==> flow/design.v <==
module VGA_Sync_Count #(
    parameter TOTAL_COLS = 800,
    parameter TOTAL_ROWS = 525
) (
    input clk_i,
    input rst_i,
    input Hsync_i,
    input Vsync_i,
    output reg Hsync_o,
    output reg Vsync_o,
    output reg [9:0] col_count_o,
    output reg [9:0] row_count_o
);
    wire frame_start_w;
    always@(posedge clk_i)
    begin
        if (rst_i)
        begin
            Vsync_o <= 1'b0;
            Hsync_o <= 1'b0;
        end
        else
        begin
            Vsync_o <= Vsync_i;
            Hsync_o <= Hsync_i;
        end
    end
    always @(posedge clk_i) 
    begin
        if (rst_i || frame_start_w == 1'b1)
        begin
            col_count_o <= 0;
            row_count_o <= 0;
        end
        else
        begin
            if (col_count_o == TOTAL_COLS - 1)
            begin
                if (row_count_o == TOTAL_ROWS - 1)
                begin
                    row_count_o <= 0;
                end
                else
                begin
                    row_count_o <= row_count_o + 1;
                end
                col_count_o <= 0;
            end
            else
            begin
                col_count_o <= col_count_o + 1;                
            end
        end
    end
    assign frame_start_w = (~Vsync_o & Vsync_i);
endmodule
module VGA_Sync_Pulse #(
    parameter TOTAL_COLS = 800, 
    parameter TOTAL_ROWS = 525, 
    parameter ACTIVE_COLS = 640, 
    parameter ACTIVE_ROWS = 480
) (
    input clk_i,
    input rst_i,
    output Hsync_o,
    output Vsync_o,
    output reg [9:0] col_count_o,
    output reg [9:0] row_count_o
);
    always@(posedge clk_i)
    begin
        if (rst_i)
        begin
            col_count_o <= 0;
            row_count_o <= 0;
        end
        else if (col_count_o == TOTAL_COLS - 1)
        begin
            col_count_o <= 0;
            if (row_count_o == TOTAL_ROWS - 1)
                row_count_o <= 0;
            else
                row_count_o <= row_count_o + 1;
        end
        else
            col_count_o <= col_count_o + 1;
    end
    assign Hsync_o = col_count_o < ACTIVE_COLS - 1 ? 1'b1 : 1'b0;
    assign Vsync_o = row_count_o < ACTIVE_ROWS - 1 ? 1'b1 : 1'b0;
endmodule 
module VGA_Sync_Porch #(
    parameter VIDEO_WIDTH = 3,
    parameter TOTAL_COLS = 3,
    parameter TOTAL_ROWS = 3,
    parameter ACTIVE_COLS = 2,
    parameter ACTIVE_ROWS = 2
) (
    input clk_i,
    input rst_i,
    input Hsync_i,
    input Vsync_i,
    input [VIDEO_WIDTH-1:0] red_video_i,
    input [VIDEO_WIDTH-1:0] grn_video_i,
    input [VIDEO_WIDTH-1:0] blu_video_i,
    output reg Hsync_o,
    output reg Vsync_o,
    output reg [VIDEO_WIDTH-1:0] red_video_o,
    output reg [VIDEO_WIDTH-1:0] grn_video_o,
    output reg [VIDEO_WIDTH-1:0] blu_video_o
);
    parameter FRONT_PORCH_HORIZ = 18;
    parameter BACK_PORCH_HORIZ = 50;
    parameter FRONT_PORCH_VERT = 10;
    parameter BACK_PORCH_VERT = 33;
    wire Hsync_w;
    wire Vsync_w;
    wire [9:0] col_count_w;
    wire [9:0] row_count_w;
    reg [VIDEO_WIDTH-1:0] red_video_r;
    reg [VIDEO_WIDTH-1:0] grn_video_r;
    reg [VIDEO_WIDTH-1:0] blu_video_r;
    VGA_Sync_Count #(.TOTAL_COLS(TOTAL_COLS),
                  .TOTAL_ROWS(TOTAL_ROWS)) VGA_Sync_Count_Inst 
    (
        .clk_i(clk_i),
        .rst_i(rst_i),
        .Hsync_i(Hsync_i),
        .Vsync_i(Vsync_i),
        .Hsync_o(Hsync_w),
        .Vsync_o(Vsync_w),
        .col_count_o(col_count_w),
        .row_count_o(row_count_w)
    );
    always @(posedge clk_i) 
    begin
        if (rst_i)
        begin
            Hsync_o <= 1'b0;
            Vsync_o <= 1'b0;
        end
        else
        begin
        if ((col_count_w < FRONT_PORCH_HORIZ + ACTIVE_COLS) || (col_count_w > TOTAL_COLS - BACK_PORCH_HORIZ - 1))
            Hsync_o <= 1'b1;
        else
            Hsync_o <= Hsync_w;
        if ((row_count_w < FRONT_PORCH_VERT + ACTIVE_ROWS) || (row_count_w > TOTAL_ROWS - BACK_PORCH_VERT - 1))
            Vsync_o <= 1'b1;
        else
            Vsync_o <= Vsync_w;
        end
    end
    always @(posedge clk_i) 
    begin
        if (rst_i)
        begin
            red_video_r <= 0;
            grn_video_r <= 0;
            blu_video_r <= 0;
            red_video_o <= 0;
            grn_video_o <= 0;
            blu_video_o <= 0;
        end
        else
        begin
        red_video_r <= red_video_i;
        grn_video_r <= grn_video_i;
        blu_video_r <= blu_video_i;
        red_video_o <= red_video_r;
        grn_video_o <= grn_video_r;
        blu_video_o <= blu_video_r;
        end
    end
endmodule
module Debounced_Switch #(parameter DEBOUNCE_LIMIT = 250000) (
    input clk_i,
    input rst_i, 
    input sw_i, 
    output sw_o 
);
    reg state_r;
    reg [$clog2(DEBOUNCE_LIMIT)-1:0] count_r;
    always @(posedge clk_i)
    begin
        if (rst_i)
            begin
                count_r <= 0;
                state_r <= 1'b0;
            end
        else if (sw_i != state_r && count_r < DEBOUNCE_LIMIT)
            count_r <= count_r + 1;  
        else if(count_r == DEBOUNCE_LIMIT)
            begin
                count_r <= 0;
                state_r <= sw_i;
            end
        else
            count_r <= 0;
   	end
    assign sw_o = state_r;
endmodule
module UART_RX #(parameter CLKS_PER_BIT = 217) (
    input clk_i,
    input rst_i,
    input rx_serial_i,
    output rx_dv_o,
    output [7:0] rx_byte_o
);
    parameter IDLE = 3'b000;
    parameter RX_START_BIT = 3'b001;
    parameter RX_DATA_BITS = 3'b010;
    parameter RX_STOP_BITS = 3'b011;
    parameter CLEANUP = 3'b100;
    reg [7:0] clk_count_r;
    reg [2:0] bit_index_r;
    reg [7:0] rx_byte_r;
    reg rx_dv_r;
    reg [2:0] state_r;
    always @(posedge clk_i) 
    begin
        if (rst_i)
        begin
            state_r <= IDLE;
            rx_dv_r <= 1'b0;
            clk_count_r <= 0;
            bit_index_r <= 0;
        end
        else
        case (state_r)
            IDLE : 
                begin
                    rx_dv_r <= 1'b0;
                    clk_count_r <= 0;
                    bit_index_r <= 0;
                    if (rx_serial_i == 1'b0)
                        state_r <= RX_START_BIT;
                    else
                        state_r <= IDLE;
                end
            RX_START_BIT :
                begin
                    if (clk_count_r == (CLKS_PER_BIT - 1) / 2)
                    begin
                        if (rx_serial_i == 1'b0)
                        begin
                            clk_count_r <= 0;
                            state_r <= RX_DATA_BITS;
                        end
                        else
                            state_r <= IDLE;
                    end
                    else
                    begin
                        clk_count_r <= clk_count_r + 1;
                        state_r <= RX_START_BIT;
                    end
                end
            RX_DATA_BITS :
                begin
                    if (clk_count_r < CLKS_PER_BIT - 1)
                    begin
                        clk_count_r <= clk_count_r + 1;
                        state_r <= RX_DATA_BITS;
                    end
                    else
                    begin
                        clk_count_r <= 0;
                        rx_byte_r[bit_index_r] <= rx_serial_i;
                        if (bit_index_r < 7)
                        begin
                            bit_index_r <= bit_index_r + 1;
                            state_r <= RX_DATA_BITS;
                        end
                        else
                        begin
                            bit_index_r <= 0;
                            state_r <= RX_STOP_BITS;
                        end
                    end
                end
            RX_STOP_BITS :
                begin
                    if (clk_count_r < CLKS_PER_BIT - 1)
                    begin
                        clk_count_r <= clk_count_r + 1;
                        state_r <= RX_STOP_BITS;
                    end           
                    else
                    begin
                        rx_dv_r <= 1'b1;
                        clk_count_r <= 0;
                        state_r <= CLEANUP;
                    end
                end
            CLEANUP :
                begin
                    state_r <= IDLE;
                    rx_dv_r <= 1'b0;
                end
            default: 
                state_r <= IDLE;
        endcase
    end
    assign rx_dv_o = rx_dv_r;
    assign rx_byte_o = rx_byte_r;
endmodule
module Pong_Paddle_Ctl #(
    parameter PLAYER_PADDLE_X = 0,
    parameter PADDLE_HEIGHT = 6,
    parameter GAME_HEIGHT = 30 
) (
        input clk_i,
        input rst_i,
        input [5:0] col_count_div_i,
        input [5:0] row_count_div_i,
        input Paddle_Up_i,
        input Paddle_Down_i,
        output reg Draw_Paddle_o,
        output reg [5:0] Paddle_Y_o 
);
    parameter PADDLE_SPEED = 1250000;  
    reg [31:0] Paddle_Count_r;
    wire Paddle_Count_en;
    assign Paddle_Count_en = Paddle_Up_i ^ Paddle_Down_i;
    always @(posedge clk_i) 
    begin
        if (rst_i)
        begin
            Paddle_Count_r <= 0;
            Paddle_Y_o <= (GAME_HEIGHT - PADDLE_HEIGHT) / 2;
        end
        else
        begin
        if (Paddle_Count_en == 1'b1)
        begin
            if (Paddle_Count_r == PADDLE_SPEED)
                Paddle_Count_r <= 0;
            else
                Paddle_Count_r <= Paddle_Count_r + 1;
        end
        if (Paddle_Up_i == 1'b1 && Paddle_Count_r == PADDLE_SPEED && Paddle_Y_o !== 0)
            Paddle_Y_o <= Paddle_Y_o - 1;
        else if (Paddle_Down_i == 1'b1 && Paddle_Count_r == PADDLE_SPEED && Paddle_Y_o !== GAME_HEIGHT - PADDLE_HEIGHT - 1)
            Paddle_Y_o <= Paddle_Y_o + 1;
        end
    end
    always @(posedge clk_i) 
    begin
        if (rst_i)
            Draw_Paddle_o <= 1'b0;
        else if (col_count_div_i == PLAYER_PADDLE_X && row_count_div_i >= Paddle_Y_o && row_count_div_i <= Paddle_Y_o + PADDLE_HEIGHT)
            Draw_Paddle_o <= 1'b1;
        else
            Draw_Paddle_o <= 1'b0;
    end
endmodule
module Pong_Ball_Ctl #(
    parameter GAME_WIDTH = 40,
    parameter GAME_HEIGHT = 30 
) (
    input clk_i,
    input rst_i,
    input Game_Active_i,
    input [5:0] col_count_div_i,
    input [5:0] row_count_div_i,
    output reg Draw_Ball_o,
    output reg [5:0] Ball_X_o,
    output reg [5:0] Ball_Y_o 
);
    parameter BALL_SPEED = 1250000;
    reg [5:0] Ball_X_prev_r;
    reg [5:0] Ball_Y_prev_r;
    reg [31:0] Ball_Count_r;
    always @(posedge clk_i) 
    begin
        if (rst_i)
        begin
            Ball_X_o <= GAME_WIDTH / 2;
            Ball_Y_o <= GAME_HEIGHT / 2;
            Ball_X_prev_r <= (GAME_WIDTH / 2) + 1;
            Ball_Y_prev_r <= (GAME_HEIGHT / 2) + 1;
            Ball_Count_r <= 0;
        end
        else if (Game_Active_i == 1'b0)
        begin
            Ball_X_o <= GAME_WIDTH / 2;
            Ball_Y_o <= GAME_HEIGHT / 2;
            Ball_X_prev_r <= (GAME_WIDTH / 2) + 1;
            Ball_Y_prev_r <= (GAME_HEIGHT / 2) + 1;
        end
        else
        begin
            if (Ball_Count_r < BALL_SPEED)
                Ball_Count_r <= Ball_Count_r + 1;
            else
            begin
                Ball_Count_r <= 0;
                Ball_X_prev_r <= Ball_X_o;
                Ball_Y_prev_r <= Ball_Y_o;
                if ((Ball_X_prev_r < Ball_X_o && Ball_X_o == GAME_WIDTH-1) || (Ball_X_prev_r > Ball_X_o && Ball_X_o != 0))
                    Ball_X_o <= Ball_X_o - 1;  
                else 
                    Ball_X_o <= Ball_X_o + 1;  
                if ((Ball_Y_prev_r < Ball_Y_o && Ball_Y_o == GAME_HEIGHT-1) || (Ball_Y_prev_r > Ball_Y_o && Ball_Y_o != 0))
                    Ball_Y_o <= Ball_Y_o - 1;  
                else 
                    Ball_Y_o <= Ball_Y_o + 1;  
            end
        end
    end
    always @(posedge clk_i) 
    begin
        if (rst_i)
            Draw_Ball_o <= 1'b0;
        else if (col_count_div_i == Ball_X_o && row_count_div_i == Ball_Y_o)
            Draw_Ball_o <= 1'b1;
        else
            Draw_Ball_o <= 1'b0;
    end
endmodule
module Pong_Top #(
    parameter TOTAL_COLS = 800, 
    parameter TOTAL_ROWS = 525, 
    parameter ACTIVE_COLS = 640, 
    parameter ACTIVE_ROWS = 480
) (
    input clk_i,
    input rst_i,
    input Hsync_i,
    input Vsync_i,
    input Game_Start_i, 
    input Paddle_Up_P1_i,
    input Paddle_Down_P1_i,
    input Paddle_Up_P2_i,
    input Paddle_Down_P2_i,
    output reg Hsync_o,
    output reg Vsync_o,
    output [2:0] Red_Video_o,
    output [2:0] Grn_Video_o,
    output [2:0] Blu_Video_o
);
    parameter GAME_WIDTH = 40;
    parameter GAME_HEIGHT = 30;
    parameter SCORE_LIMIT = 9;
    parameter PADDLE_HEIGHT = 6;
    parameter PADDLE_COL_P1 = 0;
    parameter PADDLE_COL_P2 = GAME_WIDTH - 1;  
    parameter IDLE = 3'b000;
    parameter RUNNING = 3'b001;
    parameter P1_Wins = 3'b010;
    parameter P2_Wins = 3'b011;
    parameter CLEANUP = 3'b100;
    reg [2:0] state_r;
    wire Hsync_w, Vsync_w;
    wire [9:0] col_count_w, row_count_w;
    wire Draw_Paddle_P1_w, Draw_Paddle_P2_w; 
    wire [5:0] Paddle_Y_P1_w, Paddle_Y_P2_w;
    wire Draw_Ball_w, Draw_Any_w;
    wire [5:0] Ball_X_w, Ball_Y_w;
    reg [3:0] P1_Score_r;
    reg [3:0] P2_Score_r;
    wire [5:0] col_count_div_w, row_count_div_w;
    VGA_Sync_Count #(.TOTAL_COLS(TOTAL_COLS),
                  .TOTAL_ROWS(TOTAL_ROWS)) VGA_Sync_Count_Inst 
    (
        .clk_i(clk_i),
        .rst_i(rst_i),
        .Hsync_i(Hsync_i),
        .Vsync_i(Vsync_i),
        .Hsync_o(Hsync_w),
        .Vsync_o(Vsync_w),
        .col_count_o(col_count_w),
        .row_count_o(row_count_w)
    );
    always @(posedge clk_i) 
    begin
        if (rst_i)
        begin
            Hsync_o <= 1'b0;
            Vsync_o <= 1'b0;
        end
        else
        begin
            Hsync_o <= Hsync_w;
            Vsync_o <= Vsync_w;
        end
    end
    assign col_count_div_w = col_count_w[9:4];
    assign row_count_div_w = row_count_w[9:4];
    Pong_Paddle_Ctl #(
        .PLAYER_PADDLE_X(PADDLE_COL_P1),
        .GAME_HEIGHT(GAME_HEIGHT)
    ) P1_Inst (
        .clk_i(clk_i),
        .rst_i(rst_i),
        .col_count_div_i(col_count_div_w),
        .row_count_div_i(row_count_div_w),
        .Paddle_Up_i(Paddle_Up_P1_i),
        .Paddle_Down_i(Paddle_Down_P1_i),
        .Draw_Paddle_o(Draw_Paddle_P1_w),
        .Paddle_Y_o(Paddle_Y_P1_w) 
    );
    Pong_Paddle_Ctl #(
        .PLAYER_PADDLE_X(PADDLE_COL_P2),
        .GAME_HEIGHT(GAME_HEIGHT)
        ) P2_Inst (
        .clk_i(clk_i),
        .rst_i(rst_i),
        .col_count_div_i(col_count_div_w),
        .row_count_div_i(row_count_div_w),
        .Paddle_Up_i(Paddle_Up_P2_i),
        .Paddle_Down_i(Paddle_Down_P2_i),
        .Draw_Paddle_o(Draw_Paddle_P2_w),
        .Paddle_Y_o(Paddle_Y_P2_w) 
    );
    wire Game_Active_w;
    Pong_Ball_Ctl Ball_Inst (
        .clk_i(clk_i),
        .rst_i(rst_i),
        .Game_Active_i(Game_Active_w),
        .col_count_div_i(col_count_div_w),
        .row_count_div_i(row_count_div_w),
        .Draw_Ball_o(Draw_Ball_w),
        .Ball_X_o(Ball_X_w),
        .Ball_Y_o(Ball_Y_w) 
    );
    always @(posedge clk_i) 
    begin
        if (rst_i)
        begin
            state_r <= IDLE;
            P1_Score_r <= 0;
            P2_Score_r <= 0;
        end
        else
        case (state_r)
            IDLE : 
            begin
                if (Game_Start_i == 1'b1)
                    state_r <= RUNNING;
            end
            RUNNING : 
            begin
                if (Ball_X_w == 0 && (Ball_Y_w < Paddle_Y_P1_w || Ball_Y_w > Paddle_Y_P1_w + PADDLE_HEIGHT))
                    state_r <= P2_Wins;
                else if (Ball_X_w == GAME_WIDTH-1 && (Ball_Y_w < Paddle_Y_P2_w || Ball_Y_w > Paddle_Y_P2_w + PADDLE_HEIGHT))
                    state_r <= P1_Wins;
            end
            P1_Wins : 
            begin
                if (P1_Score_r == SCORE_LIMIT - 1)
                    P1_Score_r <= 0;
                else
                begin
                    P1_Score_r <= P1_Score_r + 1;
                    state_r <= CLEANUP;
                end
            end
            P2_Wins : 
            begin
                if (P2_Score_r == SCORE_LIMIT - 1)
                    P2_Score_r <= 0;
                else
                begin
                    P2_Score_r <= P2_Score_r + 1;
                    state_r <= CLEANUP;
                end
            end
            CLEANUP :
                state_r <= IDLE;
        endcase
    end
    assign Game_Active_w = (state_r == RUNNING) ? 1'b1 : 1'b0;
    assign Draw_Any_w = Draw_Ball_w | Draw_Paddle_P1_w | Draw_Paddle_P2_w;
    assign Red_Video_o = Draw_Any_w ? 4'b1111 : 4'b0000;
    assign Grn_Video_o = Draw_Any_w ? 4'b1111 : 4'b0000;
    assign Blu_Video_o = Draw_Any_w ? 4'b1111 : 4'b0000;
endmodule
module Classic_Pong_Top (
    input clk_i,
    input rst_i,
    input UART_RX_i,
    input sw1_i,
    input sw2_i,
    input sw3_i,
    input sw4_i,
    output VGA_Hsync_o,
    output VGA_Vsync_o,
    output VGA_Red_0_o,
    output VGA_Red_1_o,
    output VGA_Red_2_o,
    output VGA_Grn_0_o,
    output VGA_Grn_1_o,
    output VGA_Grn_2_o,
    output VGA_Blu_0_o,
    output VGA_Blu_1_o,
    output VGA_Blu_2_o
);
    parameter CLKS_PER_BIT = 217;
    parameter VIDEO_WIDTH = 3;  
    parameter TOTAL_COLS = 800;
    parameter TOTAL_ROWS = 525;
    parameter ACTIVE_COLS = 640;
    parameter ACTIVE_ROWS = 480;
    wire [VIDEO_WIDTH-1:0] Red_Video_Pong_w, Red_Video_Porch_w;
    wire [VIDEO_WIDTH-1:0] Grn_Video_Pong_w, Grn_Video_Porch_w;
    wire [VIDEO_WIDTH-1:0] Blu_Video_Pong_w, Blu_Video_Porch_w;
    wire rx_dv_w;
    UART_RX #(.CLKS_PER_BIT(CLKS_PER_BIT)) UART_RX_Inst
    (
        .clk_i(clk_i),
        .rst_i(rst_i),
        .rx_serial_i(UART_RX_i),
        .rx_dv_o(rx_dv_w),
        .rx_byte_o()
    );
    wire Hsync_w, Vsync_w;
    VGA_Sync_Pulse #( 
        .TOTAL_COLS(TOTAL_COLS),
        .TOTAL_ROWS(TOTAL_ROWS),
        .ACTIVE_COLS(ACTIVE_COLS),
        .ACTIVE_ROWS(ACTIVE_ROWS) 
    ) VGA_Sync_Inst (
        .clk_i(clk_i),
        .rst_i(rst_i),
        .Hsync_o(Hsync_w),
        .Vsync_o(Vsync_w),
        .col_count_o(),
        .row_count_o()
    );
    wire sw1_w, sw2_w, sw3_w, sw4_w;
    Debounced_Switch sw_1 (
        .clk_i(clk_i),
        .rst_i(rst_i),
        .sw_i(sw1_i),
        .sw_o(sw1_w)
    );
    Debounced_Switch sw_2 (
        .clk_i(clk_i),
        .rst_i(rst_i),
        .sw_i(sw2_i),
        .sw_o(sw2_w)
    );
    Debounced_Switch sw_3 (
        .clk_i(clk_i),
        .rst_i(rst_i),
        .sw_i(sw3_i),
        .sw_o(sw3_w)
    );
    Debounced_Switch sw_4 (
        .clk_i(clk_i),
        .rst_i(rst_i),
        .sw_i(sw4_i),
        .sw_o(sw4_w)
    );
    wire Hsync_Pong_w, Vsync_Pong_w;
    Pong_Top #( 
        .TOTAL_COLS(TOTAL_COLS),
        .TOTAL_ROWS(TOTAL_ROWS),
        .ACTIVE_COLS(ACTIVE_COLS),
        .ACTIVE_ROWS(ACTIVE_ROWS) ) 
    Pong_Top_Inst (
        .clk_i(clk_i),
        .rst_i(rst_i),
        .Hsync_i(Hsync_w),
        .Vsync_i(Vsync_w),
        .Game_Start_i(rx_dv_w),
        .Paddle_Up_P1_i(sw1_w),
        .Paddle_Down_P1_i(sw2_w),
        .Paddle_Up_P2_i(sw3_w),
        .Paddle_Down_P2_i(sw4_w),
        .Hsync_o(Hsync_Pong_w),
        .Vsync_o(Vsync_Pong_w),
        .Red_Video_o(Red_Video_Pong_w),
        .Grn_Video_o(Grn_Video_Pong_w),
        .Blu_Video_o(Blu_Video_Pong_w)
    );
    wire Hsync_porch_w, Vsync_porch_w;
    VGA_Sync_Porch #(
        .VIDEO_WIDTH(VIDEO_WIDTH),   
        .TOTAL_COLS(TOTAL_COLS),
        .TOTAL_ROWS(TOTAL_ROWS),
        .ACTIVE_COLS(ACTIVE_COLS),
        .ACTIVE_ROWS(ACTIVE_ROWS)
    ) VGA_Sync_Porch_Inst (
        .clk_i(clk_i),
        .rst_i(rst_i),
        .Hsync_i(Hsync_Pong_w),
        .Vsync_i(Vsync_Pong_w),
        .red_video_i(Red_Video_Pong_w),
        .grn_video_i(Grn_Video_Pong_w),
        .blu_video_i(Blu_Video_Pong_w),
        .Hsync_o(Hsync_porch_w),
        .Vsync_o(Vsync_porch_w),
        .red_video_o(Red_Video_Porch_w),
        .grn_video_o(Grn_Video_Porch_w),
        .blu_video_o(Blu_Video_Porch_w)
    );
    assign VGA_Hsync_o = Hsync_porch_w;
    assign VGA_Vsync_o = Vsync_porch_w;
    assign { VGA_Red_2_o, VGA_Red_1_o, VGA_Red_0_o } = Red_Video_Porch_w; 
    assign { VGA_Grn_2_o, VGA_Grn_1_o, VGA_Grn_0_o } = Grn_Video_Porch_w; 
    assign { VGA_Blu_2_o, VGA_Blu_1_o, VGA_Blu_0_o } = Blu_Video_Porch_w; 
endmodule
Tool chain data of Classic_Pong_Top
What the tools print for Classic_Pong_Top, step after step. Lines are those of the file above, counted from 1. Library cell names are shortened. A cell with - has no value.

Top: Classic_Pong_Top. Clock input: clk_i. Cell library: sky130hd. Corner: tt_025C_1v80.

Word level
Yosys after proc, flatten, opt, wreduce and memory -nomap, before mapping. Memory bits, and registers merged into a memory's read port (data or address), are not among the register bits. Print and check cells are not counted. Equal cells are merged and count once.

For add/subtract/negate cells the number is 27. For order comparisons the number is 25. Equality and inequality tests: 43. The entry for mux-type cells reads 45. The figure for bitwise operators is 13. For reductions and logical operators the number is 61.

Operators with widths (count): 32-bit by 1-bit adder with 32-bit output (second input constant) (3); 32-bit two-way mux (3); 18-bit by 1-bit adder with 18-bit output (second input constant) (4); 18-bit < comparator (second input constant) (4); 18-bit equality test (second input constant) (4); 32-bit by 21-bit equality test with 1-bit output (second input constant) (2); 6-bit by 32-bit > comparator with 1-bit output (2); 6-bit by 32-bit <= comparator with 1-bit output (2); 10-bit by 1-bit adder with 10-bit output (second input constant) (6); 10-bit equality test (second input constant) (6); 6-bit two-way mux (6); 3-bit two-way mux (11); 32-bit by 21-bit < comparator with 1-bit output (second input constant) (1); 10-bit two-way mux (3); 6-bit by 1-bit adder with 6-bit output (second input constant) (4); 6-bit by 1-bit subtractor with 6-bit output (second input constant) (4); 6-bit < comparator (4); 8-bit parallel mux with 3-bit select (1); 8-bit two-way mux (3); 1-bit logical AND (23); 10-bit < comparator (second input constant) (2); 10-bit by 9-bit < comparator with 1-bit output (second input constant) (2); 2-bit OR reduction (10); 3-bit parallel mux with 5-bit select (1); 2-bit AND reduction (7); 6-bit by 3-bit adder with 7-bit output (second input constant) (2); 3-bit by 2-bit equality test with 1-bit output (second input constant) (4); 6-bit by 1-bit !== test with 1-bit output (second input constant) (2).

Not listed: further kinds 39, cells in them 88.

Under register bits after elaboration stands 311. The entry for bits of input ports reads 7. For output and inout bits the number is 11. For cells after elaboration the number is 257.

Longest topological paths
Yosys ltp: most cells in a row. Word level: on the elaborated netlist, between registers, memories and ports. Mapped: between sequential cells and ports; inverters and the memories' decode and read muxes count.

Depth after elaboration: 7. ABC_AREA: 0. For depth in mapped cells the number is 15. Under gate-level depth less buffers stands 14.

Netlist
Source: synth_stat.txt of the flow (Yosys; design flattened, memories mapped). It holds for the ABC_AREA given above (unset counts as 0); a run with the other value may have another netlist. Totals and module areas in this step are rounded.

Cell types: dfxtp_1 (count 311, area in all 6.23E+03 um2); ha_1 (count 101, area in all 1.26E+03 um2); xor2_1 (count 139, area in all 1.22E+03 um2); nor2_1 (count 314, area in all 1178.63 um2); xnor2_1 (count 93, area in all 814.531 um2); nand2_1 (count 125, area in all 469.2 um2); nand3_1 (count 92, area in all 460.442 um2); nand4_1 (count 65, area in all 406.64 um2); a21oi_1 (count 57, area in all 285.274 um2); inv_1 (count 76, area in all 285.274 um2); o21ai_0 (count 48, area in all 240.23 um2); and4_1 (count 25, area in all 218.96 um2); mux2i_1 (count 20, area in all 200.192 um2); and3_1 (count 30, area in all 187.68 um2); nor4_1 (count 28, area in all 175.168 um2); nor3_1 (count 33, area in all 165.158 um2); a21o_1 (count 21, area in all 157.651 um2); clkbuf_1 (count 38, area in all 142.637 um2).

Other cell types: 49; their cells: 240.

Under mapped cells stands 1856. The figure for mapped area is 16000 um2. The figure for sequential part of the area is 6200 um2. Under flip-flop cells stands 311. For buffer cells the number is 56.

By module: a second synthesis without flattening, with its own total; a netlist apart from the flattened one above.

The figure for cells (unflattened synthesis) is 2047. For area (unflattened synthesis) the number is 18000 um2.

Each row is one instance without its submodules.

Modules: Debounced_Switch (times used 4, cells 105, area 920 um2, sequential area 380 um2); Pong_Ball_Ctl (times used 1, cells 369, area 3200 um2, sequential area 1100 um2); Pong_Paddle_Ctl (times used 1, cells 284, area 2400 um2, sequential area 780 um2); Pong_Paddle_Ctl (times used 1, cells 276, area 2300 um2, sequential area 780 um2); VGA_Sync_Count (times used 2, cells 112, area 1000 um2, sequential area 440 um2); Pong_Top (times used 1, cells 165, area 1400 um2, sequential area 300 um2); UART_RX #(CLKS_PER_BIT=217) (times used 1, cells 148, area 1300 um2, sequential area 580 um2); VGA_Sync_Pulse (times used 1, cells 110, area 990 um2, sequential area 400 um2); VGA_Sync_Porch (times used 1, cells 51, area 610 um2, sequential area 400 um2); Classic_Pong_Top (times used 1, cells 0, area 0.0 um2, sequential area 0.0 um2).

Worst setup path after synthesis
Source: OpenSTA report_checks on the synthesized netlist (no wires, ideal clock, input and output delay 20% of the period each), path of least setup slack; recovery checks are left aside. Register names are those of the netlist, which keeps one name where synthesis merged equal registers.

Path kind: in2reg. Start point: input port rst_i. End point: register sw_1.count_r[10]. The figure for period is 40000 ps. External input delay: 8000 ps. For setup time the number is 128 ps. The entry for time at the first pin reads 8000 ps. Under arrival stands 8932 ps. Required time: 39872 ps. The figure for slack is 30940 ps. The entry for delay of the path reads 1060 ps. For driving pins on the path the number is 5. Buffers on the path: 2. Synthesis period reached: 9060 ps.

"delay of the path" = arrival - input delay + setup time. "driving pins on the path": output pins that drive a net of the path, with the launching flip-flop's if there is one; two outputs of one cell count as two. "synthesis period reached" is the clock period less the worst setup slack; recovery checks do not enter. This is arithmetic on one report: input and output delays are still those of the set period (20% each). Between the ends stands the longest chain of elaborated cells between them, by number of cells; it is not shown to be the way that was timed. Of several equally long chains one is given. A line is the first line of the expression or statement that the cell stems from. Yosys adds cells for indexed reads and writes and turns some case tables into memories. A register here has more assigning lines than the two given.

Cell sequence: clkbuf_1 nor2_1 o21ai_1 clkbuf_1 nor2_1. For length of the longest elaborated chain the number is 1. The figure for elaborated cells on any way between the ends is 1. The entry for RTL lines with such cells reads 0. Classes of those cells: 1 x reduce/logical.

RTL lines, path post-synthesis: start: declaration (RTL line 581) `input rst_i,`; 2-bit OR reduction; end: assignment (RTL line 187) `count_r <= 0;`; end: assignment (RTL line 191) `count_r <= count_r + 1;`; end: declaration (RTL line 182) `reg [$clog2(DEBOUNCE_LIMIT)-1:0] count_r;`.

Worst path after layout
From the final timing report of stored run 1: the path of least setup slack in the routed layout; clock arrival at registers is part of the times. The report prints the path's times to 10 ps; the period is as set.

Path kind: reg2reg. Start point: register Pong_Top_Inst.Ball_Inst.Ball_Y_o[4]. End point: register Pong_Top_Inst.Ball_Inst.Ball_Y_o[5]. The figure for period is 5440 ps. For setup time the number is 70 ps. The entry for time at the first pin reads 530 ps. Under arrival stands 4410 ps. Required time: 5920 ps. The figure for slack is 1510 ps. For driving pins on the path the number is 15. Buffers on the path: 1.

Between the ends stands the longest chain of elaborated cells between them, by number of cells; it is not shown to be the way that was timed. Of several equally long chains one is given. A register here has more assigning lines than the two given.

Cell sequence: dfxtp_1 clkbuf_1 inv_1 ha_1 and4_1 o21a_1 o31a_1 or2_2 ha_1 o21ai_0 o21bai_1 a21oi_1 or3_1 a21oi_1 mux2i_1. For length of the longest elaborated chain the number is 4. The figure for elaborated cells on any way between the ends is 10. The entry for RTL lines with such cells reads 3. Classes of those cells: 2 x add/sub; 2 x compare; 1 x eq/ne; 1 x mux; 4 x reduce/logical.

RTL lines, path after layout: start: declaration (RTL line 368) `output reg [5:0] Ball_Y_o`; start: assignment (RTL line 379) `Ball_Y_o <= GAME_HEIGHT / 2;`; start: assignment (RTL line 387) `Ball_Y_o <= GAME_HEIGHT / 2;`; 6-bit < comparator (RTL line 404) `if ((Ball_Y_prev_r < Ball_Y_o && Ball_Y_o == GAME_HEIGHT-1) || (Ball_Y_prev_r > Ball_Y_o && Ball_Y_o != 0))`; 1-bit logical AND (RTL line 404); 1-bit logical OR (RTL line 404); 6-bit two-way mux (RTL line 404); end: assignment (RTL line 405) `Ball_Y_o <= Ball_Y_o - 1;`; end: assignment (RTL line 407) `Ball_Y_o <= Ball_Y_o + 1;`; end: declaration (RTL line 368).

Subject: Classic_Pong_Top on sky130hd, stored results

Hello all,

Design Classic_Pong_Top on sky130hd. What follows are 6 stored runs of the flow, each under its own settings; their order means nothing. The constraints put input and output delay at 20% of the set period each and load the outputs with 0.01 pF. By "clock period reached" is meant the clock period of the run minus its worst setup slack. This is arithmetic on one report: input and output delays are still those of the set period (20% each). By "critical path time" is meant the share of the clock period that the worst setup path is allowed (20% is reserved at inputs, 20% at outputs), minus its slack. Clock arrival times at its registers enter into it. By "overall power" is meant OpenSTA's value without simulated activity: inputs other than the clock are taken to toggle once in ten clock periods, and the tool carries that through the logic. "critical path time" is known to 10 ps. Results are given in rounded form.

Stored run 1 has these settings: CELL_PAD_IN_SITES_DETAIL_PLACEMENT 0; CORE_ASPECT_RATIO 0.58; CORE_MARGIN 8; CORE_UTILIZATION 20; GPL_ROUTABILITY_DRIVEN 0; GPL_TIMING_DRIVEN 0; MAX_ROUTING_LAYER met4; PLACE_DENSITY_LB_ADDON 0.14; SLEW_MARGIN 20; TNS_END_PERCENT 90; period_ns 5.44; CAP_MARGIN 20. The measured total die area is 90000 um2. The measured post-synthesis cell area is 16000 um2. The critical path time stands at 3930 ps. Type of the worst setup path: reg2reg. The standard-cell area of the final layout comes to 19000 um2. The overall power stands at 4.9 mW. The measured worst setup slack after layout is 1500 ps. The clock period reached comes to 3931 ps. The summed negative setup slack stands at 0 ps. For the worst hold slack in the final report the run shows 430 ps. The utilization in the final report is 0.23.

Stored run 2 has these settings: CELL_PAD_IN_SITES_GLOBAL_PLACEMENT 2; CORE_ASPECT_RATIO 0.61; CORE_UTILIZATION 20; CTS_CLUSTER_DIAMETER 147; CTS_CLUSTER_SIZE 19; GPL_ROUTABILITY_DRIVEN 0; MAX_ROUTING_LAYER met4; PLACE_DENSITY 0.6; SETUP_SLACK_MARGIN 0.87; period_ns 9.01; CAP_MARGIN 20; CORE_MARGIN 2; SLEW_MARGIN 20. The measured total die area is 82000 um2. The measured post-synthesis cell area is 16000 um2. The critical path time stands at 3590 ps. Type of the worst setup path: reg2reg. The standard-cell area of the final layout comes to 18000 um2. The overall power stands at 2.4 mW. The measured worst setup slack after layout is 5400 ps. The clock period reached comes to 3585 ps. The summed negative setup slack stands at 0 ps. For the worst hold slack in the final report the run shows 420 ps. The utilization in the final report is 0.22.

Stored run 3 has these settings: ABC_AREA 1; CELL_PAD_IN_SITES_DETAIL_PLACEMENT 2; CELL_PAD_IN_SITES_GLOBAL_PLACEMENT 2; CORE_ASPECT_RATIO 0.61; CORE_UTILIZATION 20; CTS_CLUSTER_DIAMETER 147; CTS_CLUSTER_SIZE 19; GPL_ROUTABILITY_DRIVEN 0; MAX_ROUTING_LAYER met4; PLACE_DENSITY 0.6; SETUP_SLACK_MARGIN 0.87; SLEW_MARGIN 0; period_ns 9.01; CAP_MARGIN 20; CORE_MARGIN 2. The measured total die area is 92000 um2. The measured post-synthesis cell area is 18000 um2. The critical path time stands at 1620 ps. Type of the worst setup path: reg2out. The standard-cell area of the final layout comes to 20000 um2. The overall power stands at 2.4 mW. The measured worst setup slack after layout is 5600 ps. The clock period reached comes to 3425 ps. The summed negative setup slack stands at 0 ps. For the worst hold slack in the final report the run shows 410 ps. The utilization in the final report is 0.22.

Stored run 4 has these settings: CORE_MARGIN 5; CORE_UTILIZATION 40; GPL_TIMING_DRIVEN 1; MIN_ROUTING_LAYER met1; PLACE_DENSITY_LB_ADDON 0.27; TNS_END_PERCENT 5; period_ns 9.41; CAP_MARGIN 20; SLEW_MARGIN 20. The measured total die area is 44000 um2. The measured post-synthesis cell area is 16000 um2. The critical path time stands at 3680 ps. Type of the worst setup path: reg2reg. The standard-cell area of the final layout comes to 18000 um2. The overall power stands at 2.8 mW. The measured worst setup slack after layout is 5700 ps. The clock period reached comes to 3677 ps. The summed negative setup slack stands at 0 ps. For the worst hold slack in the final report the run shows 410 ps. The utilization in the final report is 0.45.

Stored run 5 has these settings: ABC_AREA 1; CELL_PAD_IN_SITES_GLOBAL_PLACEMENT 2; CORE_ASPECT_RATIO 0.61; CORE_UTILIZATION 20; CTS_CLUSTER_DIAMETER 147; CTS_CLUSTER_SIZE 19; GPL_ROUTABILITY_DRIVEN 0; MAX_ROUTING_LAYER met4; PLACE_DENSITY 0.6; SETUP_SLACK_MARGIN 0.87; period_ns 9.01; CAP_MARGIN 20; CORE_MARGIN 2; SLEW_MARGIN 20. The measured total die area is 92000 um2. The measured post-synthesis cell area is 18000 um2. The critical path time stands at 1620 ps. Type of the worst setup path: reg2out. The standard-cell area of the final layout comes to 20000 um2. The overall power stands at 2.4 mW. The measured worst setup slack after layout is 5600 ps. The clock period reached comes to 3426 ps. The summed negative setup slack stands at 0 ps. For the worst hold slack in the final report the run shows 410 ps. The utilization in the final report is 0.22.

Stored run 6 has these settings: CAP_MARGIN 10; CELL_PAD_IN_SITES_DETAIL_PLACEMENT 1; CELL_PAD_IN_SITES_GLOBAL_PLACEMENT 3; CORE_ASPECT_RATIO 1.51; CORE_UTILIZATION 60; GPL_TIMING_DRIVEN 1; MAX_ROUTING_LAYER met4; PLACE_DENSITY 0.4; SETUP_SLACK_MARGIN 4.13; TNS_END_PERCENT 5; period_ns 15.2; CORE_MARGIN 2; SLEW_MARGIN 20. Outcome: no results, placement failed with GPL-0301.

Thanks
